==> flow/design.v <==
`default_nettype none
`timescale 1ns / 1ps
module register(
    input wire [4:0] R_Addr_A,
    input wire [4:0] R_Addr_B,
    input wire [4:0] W_Addr,
    input wire [31:0] W_Data,
    output wire [31:0] R_Data_A,
    output wire [31:0] R_Data_B,
    input wire CLK,
    input wire RST,
    input wire WE
    );
reg [31:0] r [0:31];
assign R_Data_A = r[R_Addr_A];
assign R_Data_B = r[R_Addr_B];
integer i;
always @ (posedge RST or posedge CLK)
begin
	if (RST) begin
		for (i = 0; i < 32; i = i + 1)
			r[i] <= 0;
	end else begin
		if (WE && W_Addr) r[W_Addr] <= W_Data;
	end
end
endmodule
`default_nettype none
`timescale 1ns / 1ps
module ALU(
    input wire [31:0] A,
    input wire [31:0] B,
    input wire [2:0] ALU_OP,
	input wire RST,
    output reg [31:0] F,
    output reg ZF,
    output reg OF
    );
always @* begin
	if (RST) begin
		F = 0;
		ZF = 0;
		OF = 0;
	end else begin
		case (ALU_OP)
			0: begin F = A & B; OF = 0; end
			1: begin F = A | B; OF = 0; end
			2: begin F = A ^ B; OF = 0; end
			3: begin F = ~(A | B); OF = 0; end
			4: begin {OF, F} = A + B; end
			5: begin {OF, F} = A - B; end
			6: begin F = A < B; OF = 0; end
			7: begin {OF, F} = B << A; end
			default: begin F = 0; OF = 0; end
		endcase
		ZF = F == 0 ? 1: 0;
	end
end
endmodule
`default_nettype none
`timescale 1ns / 1ps
module opt(
    input wire [5:0] OP,
    input wire [5:0] func,
    output reg WE,
    output reg [2:0] ALU_OP
    );
always @* begin
	ALU_OP = 3'b000;
	if (!OP) begin
		WE = 1;
		case (func)
			6'b100000: ALU_OP = 3'b100;
			6'b100010: ALU_OP = 3'b101;
			6'b100100: ALU_OP = 3'b000;
			6'b100101: ALU_OP = 3'b001;
			6'b100110: ALU_OP = 3'b010;
			6'b100111: ALU_OP = 3'b011;
			6'b101011: ALU_OP = 3'b110;
			6'b000100: ALU_OP = 3'b111;
		endcase
	end else begin
		WE = 0;
	end
end
endmodule
`default_nettype none
`timescale 1ns / 1ps
module CPU(
    input wire CLK,
    input wire RST,
	output wire [31:0]ALU_OUT,
	output wire ALU_OF,
	output wire ALU_ZF,
	output wire [31:0] dbg_inst,
	output wire [31:0] dbg_a,
    output wire [31:0] dbg_b,
	output wire [2:0] dbg_op,
	output wire reg_write_enable,
	output wire [31:0]alu_output,
	output wire [5:0] inst_addr,
	input wire [31:0] inst_data
    );
reg [31:0] PC;  
always @(posedge CLK or posedge RST)
begin
	if (RST) PC <= 0;
	else begin
		PC <= PC + 4;
	end
end
reg [31:0]inst_code;
always @(posedge CLK or posedge RST)
begin
	if (RST) inst_code <= 0;
	else inst_code <= inst_data;
end
assign dbg_inst = inst_code;
assign inst_addr = PC[7:2];
wire [5:0]op = inst_code[31:26];
wire [4:0]rs = inst_code[25:21];
wire [4:0]rt = inst_code[20:16];
wire [4:0]rd = inst_code[15:11];
wire [5:0]shamt = inst_code[10:6];
wire [5:0]func = inst_code[5:0];
wire [31:0]alu_input_A, alu_input_B;
register r(
	.R_Addr_A(rs),
	.R_Addr_B(rt),
	.W_Addr(rd),
	.R_Data_A(alu_input_A),
	.R_Data_B(alu_input_B),
	.W_Data(alu_output),
	.CLK(CLK),
	.RST(RST),
	.WE(reg_write_enable)
);
wire [2:0]alu_op;
wire alu_of, alu_zf;
opt o(
	.OP(op),
	.func(func),
	.ALU_OP(alu_op),
	.WE(reg_write_enable)
);
ALU a(
	.ALU_OP(alu_op),
	.A(alu_input_A),
	.B(alu_input_B),
	.F(alu_output),
	.OF(alu_of),
	.ZF(alu_zf),
	.RST(RST)
);
assign ALU_OUT = alu_output;
assign ALU_OF = alu_of;
assign ALU_ZF = alu_zf;
assign dbg_a = alu_input_A;
assign dbg_b = alu_input_B;
assign dbg_op = alu_op;
endmodule
From RTL to reports: CPU
Tool output for the design above, in the order of the flow.
Line numbers count from 1 in the design file above.
Library cell names are shortened.
Not given: --
- design top: CPU
- clock: CLK
- standard-cell library: sky130hd
- timing corner: tt_025C_1v80

After elaboration
Source: Yosys, flattened and elaborated. Widths are those after wreduce. Registers that Yosys merges into a memory's read port (data or address) are not register bits. Print and check cells do not count. Equal cells are merged and count once.
- output and inout bits: 172
- register bits after elaboration: 1088
- noted elaborated cells: 202
- input bits: 34
- noted shift-type cells: 1
- order comparisons at 1
- noted bitwise logic cells: 4
- noted $add $sub $neg: 3
- noted equal/unequal tests: 107
- reductions and logical operators: 40
- mux-type cells: 12
- operators by type and width (operator ; count):
    32-bit case mux with 32-bit select ; 2
    32-bit case mux with 8-bit select ; 1
    5-bit equality test (second input constant) ; 48
    5-bit by 4-bit equality test with 1-bit output (second input constant) ; 24
    2-bit AND reduction ; 32
    32-bit 2-to-1 mux ; 2
    5-bit by 3-bit equality test with 1-bit output (second input constant) ; 12
    6-bit equality test (second input constant) ; 6
    32-bit by 32-bit adder with 33-bit output ; 1
    32-bit by 32-bit subtractor with 33-bit output ; 1
    32-bit by 32-bit << shifter with 33-bit output ; 1
    32-bit by 3-bit adder with 32-bit output (second input constant) ; 1
    32-bit less-than comparator ; 1
    32-bit bitwise AND ; 1
    32-bit OR ; 1
    32-bit XOR ; 1
    32-bit NOT ; 1
    32-bit logical NOT ; 1
    5-bit by 2-bit equality test with 1-bit output (second input constant) ; 6
    3-bit case mux with 7-bit select ; 1
    5-bit by 1-bit equality test with 1-bit output (second input constant) ; 3
    5-bit logical NOT ; 3
    3-bit equality test (second input constant) ; 4
    3-bit by 2-bit equality test with 1-bit output (second input constant) ; 2
    6-bit by 3-bit equality test with 1-bit output (second input constant) ; 1
    6-bit logical NOT ; 1
    1-bit by 5-bit logical AND with 1-bit output ; 1
    5-bit OR reduction ; 1
Not listed: further kinds 5, cells in them 8.

Logic depth
Yosys ltp: most cells in a row. Word level: on the elaborated netlist, between registers, memories and ports. Mapped: between sequential cells and ports; inverters and the memories' decode and read muxes count.
- word-level depth: 9
- ABC_AREA: 0
- noted depth in mapped cells: 32
- depth with buffers taken out: 24

After synthesis
Source: synth_stat.txt of the flow (Yosys; design flattened, memories mapped). It holds for the ABC_AREA given above (unset counts as 0); a run with the other value may have another netlist.
Totals and module areas in this step are rounded.
- area of sequential cells: 0.0266 mm^2
- chip area (Yosys): 0.0601 mm^2
- noted cell count: 7123
- buffer cells at 749
- flip-flop cells at 1062
- cell types (cell ; count):
    dfrtp_1 ; 1062
    o21ai_0 ; 891
    nand2_1 ; 1180
    nand3_1 ; 660
    a22oi_1 ; 339
    clkbuf_1 ; 554
    and3_1 ; 308
    nand4_1 ; 212
    ha_1 ; 98
    nor2_1 ; 219
    a2111oi_0 ; 86
    mux2_2 ; 65
    a21oi_1 ; 122
    mux2i_1 ; 58
    o21ai_1 ; 114
    a22o_1 ; 60
    buf_2 ; 102
    inv_1 ; 124
Other cell types: 85; their cells: 869.
By module: a second synthesis without flattening, with its own total; a netlist apart from the flattened one above.
- noted cell total of the unflattened synthesis: 5685
- area total of the unflattened synthesis at 0.061 mm^2
Rows give one instance, submodules left out.
- modules (module ; instances ; sequential area (mm^2) ; cells ; area (mm^2)):
    register ; 1 ; 0.0256 ; 4385 ; 0.0514
    ALU ; 1 ; 0 ; 1199 ; 0.00811
    CPU ; 1 ; 0.000951 ; 81 ; 0.00127
    opt ; 1 ; 0 ; 20 ; 0.000133

Worst setup path after synthesis
Source: OpenSTA report_checks on the synthesized netlist (no wires, ideal clock, input and output delay 20% of the period each), path of least setup slack; recovery checks are left aside. Register names are those of the netlist, which keeps one name where synthesis merged equal registers.
- kind: input-to-output
- start point: input RST
- end point: output alu_output[27]
- noted external input delay: 2.400 ns
- launch time at the first pin: 2.400 ns
- required time: 9.600 ns
- external output delay at 2.400 ns
- path delay at 35.347 ns
- stages: 6
- data arrival time at 37.747 ns
- clock period: 12.0 ns
- path slack at -28.147 ns
- synthesis period reached: 40.147 ns
"path delay" is the arrival time less input delay plus setup time.
At an output port there is no setup time.
"stages" counts driving pins, that of a launching flip-flop among them; a cell with two outputs on the path counts twice.
"synthesis period reached" = period - worst setup slack (recovery checks aside). The figure is calculated, with input and output delays left at 20% of the set period.
The rows between start and end are the longest chain of elaborated cells between them; the timing report does not say that the signal goes this way. Where chains are equally long, one stands for them.
Each line given opens the expression or statement behind the cell; cells for indexed reads and writes are added by Yosys, which also makes memories of some case tables.
- cell sequence: inv_1 buf_2 buf_1 and2_4 buf_6 buf_4
- cells in the longest elaborated chain at 2
- RTL lines, path post-synthesis (item ; RTL line ; source):
    start, declared ; 91 ; input wire RST,
    32-bit 2-to-1 mux (2 in a row) ; 40 ; if (RST) begin
    end, declared ; 100 ; output wire [31:0]alu_output,
Some nets on the timed path still bear RTL names; the line given drives or declares the net.
- nets with RTL names, path post-synthesis (net ; RTL line):
    ALU_OUT[27] ; 40

Worst path after layout
Path of least setup slack in the final report of run 1 (OpenROAD, finished layout, wires in). Where an end is a register, its clock arrival counts in the times.
- kind: reg-to-output
- start point: register inst_code[23]
- end point: output alu_output[29]
- required time: 9.20 ns
- external output delay at 2.30 ns
- data arrival time at 8.59 ns
- launch time at the first pin: 0.81 ns
- path slack at 0.61 ns
- stages: 26
- clock period: 11.5 ns
The rows between start and end are the longest chain of elaborated cells between them; the timing report does not say that the signal goes this way. Where chains are equally long, one stands for them.
- cell sequence: dfrtp_4 buf_8 nor3b_2 buf_4 nand3_1 nand4_1 nor4_1 a21oi_1 inv_1 ha_1 inv_1 a2111oi_0 o31ai_2 nand2_1 o31ai_2 a21oi_2 o311a_1 a21oi_1 a221oi_2 nor2b_1 o22a_1 a21oi_1 o32ai_1 nand2b_1 inv_1 clkdlybuf4s50_1
- cells in the longest elaborated chain at 7
- RTL lines, path post-layout (item ; RTL line ; source):
    start, declared ; 112 ; reg [31:0]inst_code;
    start, assigned ; 115 ; if (RST) inst_code <= 0;
    start, assigned ; 116 ; else inst_code <= inst_data;
    5-bit equality test ; 15 ; assign R_Data_A = r[R_Addr_A];
    32-bit case mux with 32-bit select ; 15 ;
    32-bit OR ; 49 ; 3: begin F = ~(A | B); OF = 0; end
    32-bit NOT ; 49 ;
    32-bit case mux with 8-bit select ; 45 ; case (ALU_OP)
    32-bit 2-to-1 mux (2 in a row) ; 40 ; if (RST) begin
    end, declared ; 100 ; output wire [31:0]alu_output,

Wiki page: CPU / flow data

3 stored runs of CPU in the flow (synthesis by Yosys, layout by OpenROAD, sky130hd cells), in arbitrary order. Constraints: input delay and output delay 20% of the set period each, output load 0.01 pF.
"achieved clock period" means the clock period less the worst setup slack. The figure is calculated, with input and output delays left at 20% of the set period.
"critical path time": the worst setup path's part of the clock period (all of it between registers, 20% less for each end at a port) less its slack. A launch clock that arrives late makes it longer, a capture clock that arrives late makes it shorter.
"power consumption" is the tool's figure for a default switching activity; nothing was simulated.
Values from the reports are rounded here.

Run 1
Settings were CELL_PAD_IN_SITES_DETAIL_PLACEMENT = 1; CELL_PAD_IN_SITES_GLOBAL_PLACEMENT = 2; CORE_UTILIZATION = 30; GPL_ROUTABILITY_DRIVEN = 1; PLACE_DENSITY = 0.45; SETUP_SLACK_MARGIN = 0.5; period_ns = 11.5; CAP_MARGIN = 20; CORE_MARGIN = 2; SLEW_MARGIN = 20
- noted the setup slack of the critical path: 0.615 ns
- noted the area of the die: 0.204 mm^2
- noted the power consumption: 11400 µW
- chip area in the Yosys report at 0.0601 mm^2
- worst hold slack in the final report at 0.404 ns
- standard-cell area of the final layout: 0.0718 mm^2
- post-route setup TNS at 0.000 ns
- utilization after routing: 36.0%
- noted the critical path time: 8.59 ns
- worst path kind: reg-to-output
- noted the achieved clock period: 10.885 ns

Run 2
Settings were CELL_PAD_IN_SITES_DETAIL_PLACEMENT = 0; CELL_PAD_IN_SITES_GLOBAL_PLACEMENT = 0; CORE_MARGIN = 5; CORE_UTILIZATION = 32; GPL_ROUTABILITY_DRIVEN = 1; PLACE_DENSITY_LB_ADDON = 0.05; SETUP_SLACK_MARGIN = 4.83; TNS_END_PERCENT = 5; period_ns = 16.5; CAP_MARGIN = 20; SLEW_MARGIN = 20
- noted the setup slack of the critical path: 4.79 ns
- noted the area of the die: 0.197 mm^2
- noted the power consumption: 7730 µW
- chip area in the Yosys report at 0.0601 mm^2
- worst hold slack in the final report at 0.403 ns
- standard-cell area of the final layout: 0.0709 mm^2
- post-route setup TNS at 0.000 ns
- utilization after routing: 37.8%
- noted the critical path time: 8.41 ns
- worst path kind: reg-to-output
- noted the achieved clock period: 11.710 ns

Run 3
Settings were CAP_MARGIN = 25; CELL_PAD_IN_SITES_GLOBAL_PLACEMENT = 2; CORE_MARGIN = 9; CORE_UTILIZATION = 31; CTS_CLUSTER_DIAMETER = 129; CTS_CLUSTER_SIZE = 82; GPL_ROUTABILITY_DRIVEN = 0; GPL_TIMING_DRIVEN = 1; HOLD_SLACK_MARGIN = 0.27; MIN_ROUTING_LAYER = met1; SLEW_MARGIN = 0; TNS_END_PERCENT = 60; period_ns = 9.28
- noted the setup slack of the critical path: 0.064 ns
- noted the area of the die: 0.21 mm^2
- noted the power consumption: 11800 µW
- chip area in the Yosys report at 0.0601 mm^2
- worst hold slack in the final report at 0.419 ns
- standard-cell area of the final layout: 0.0716 mm^2
- post-route setup TNS at 0.000 ns
- utilization after routing: 37.2%
- noted the critical path time: 7.36 ns
- worst path kind: reg-to-output
- noted the achieved clock period: 9.216 ns
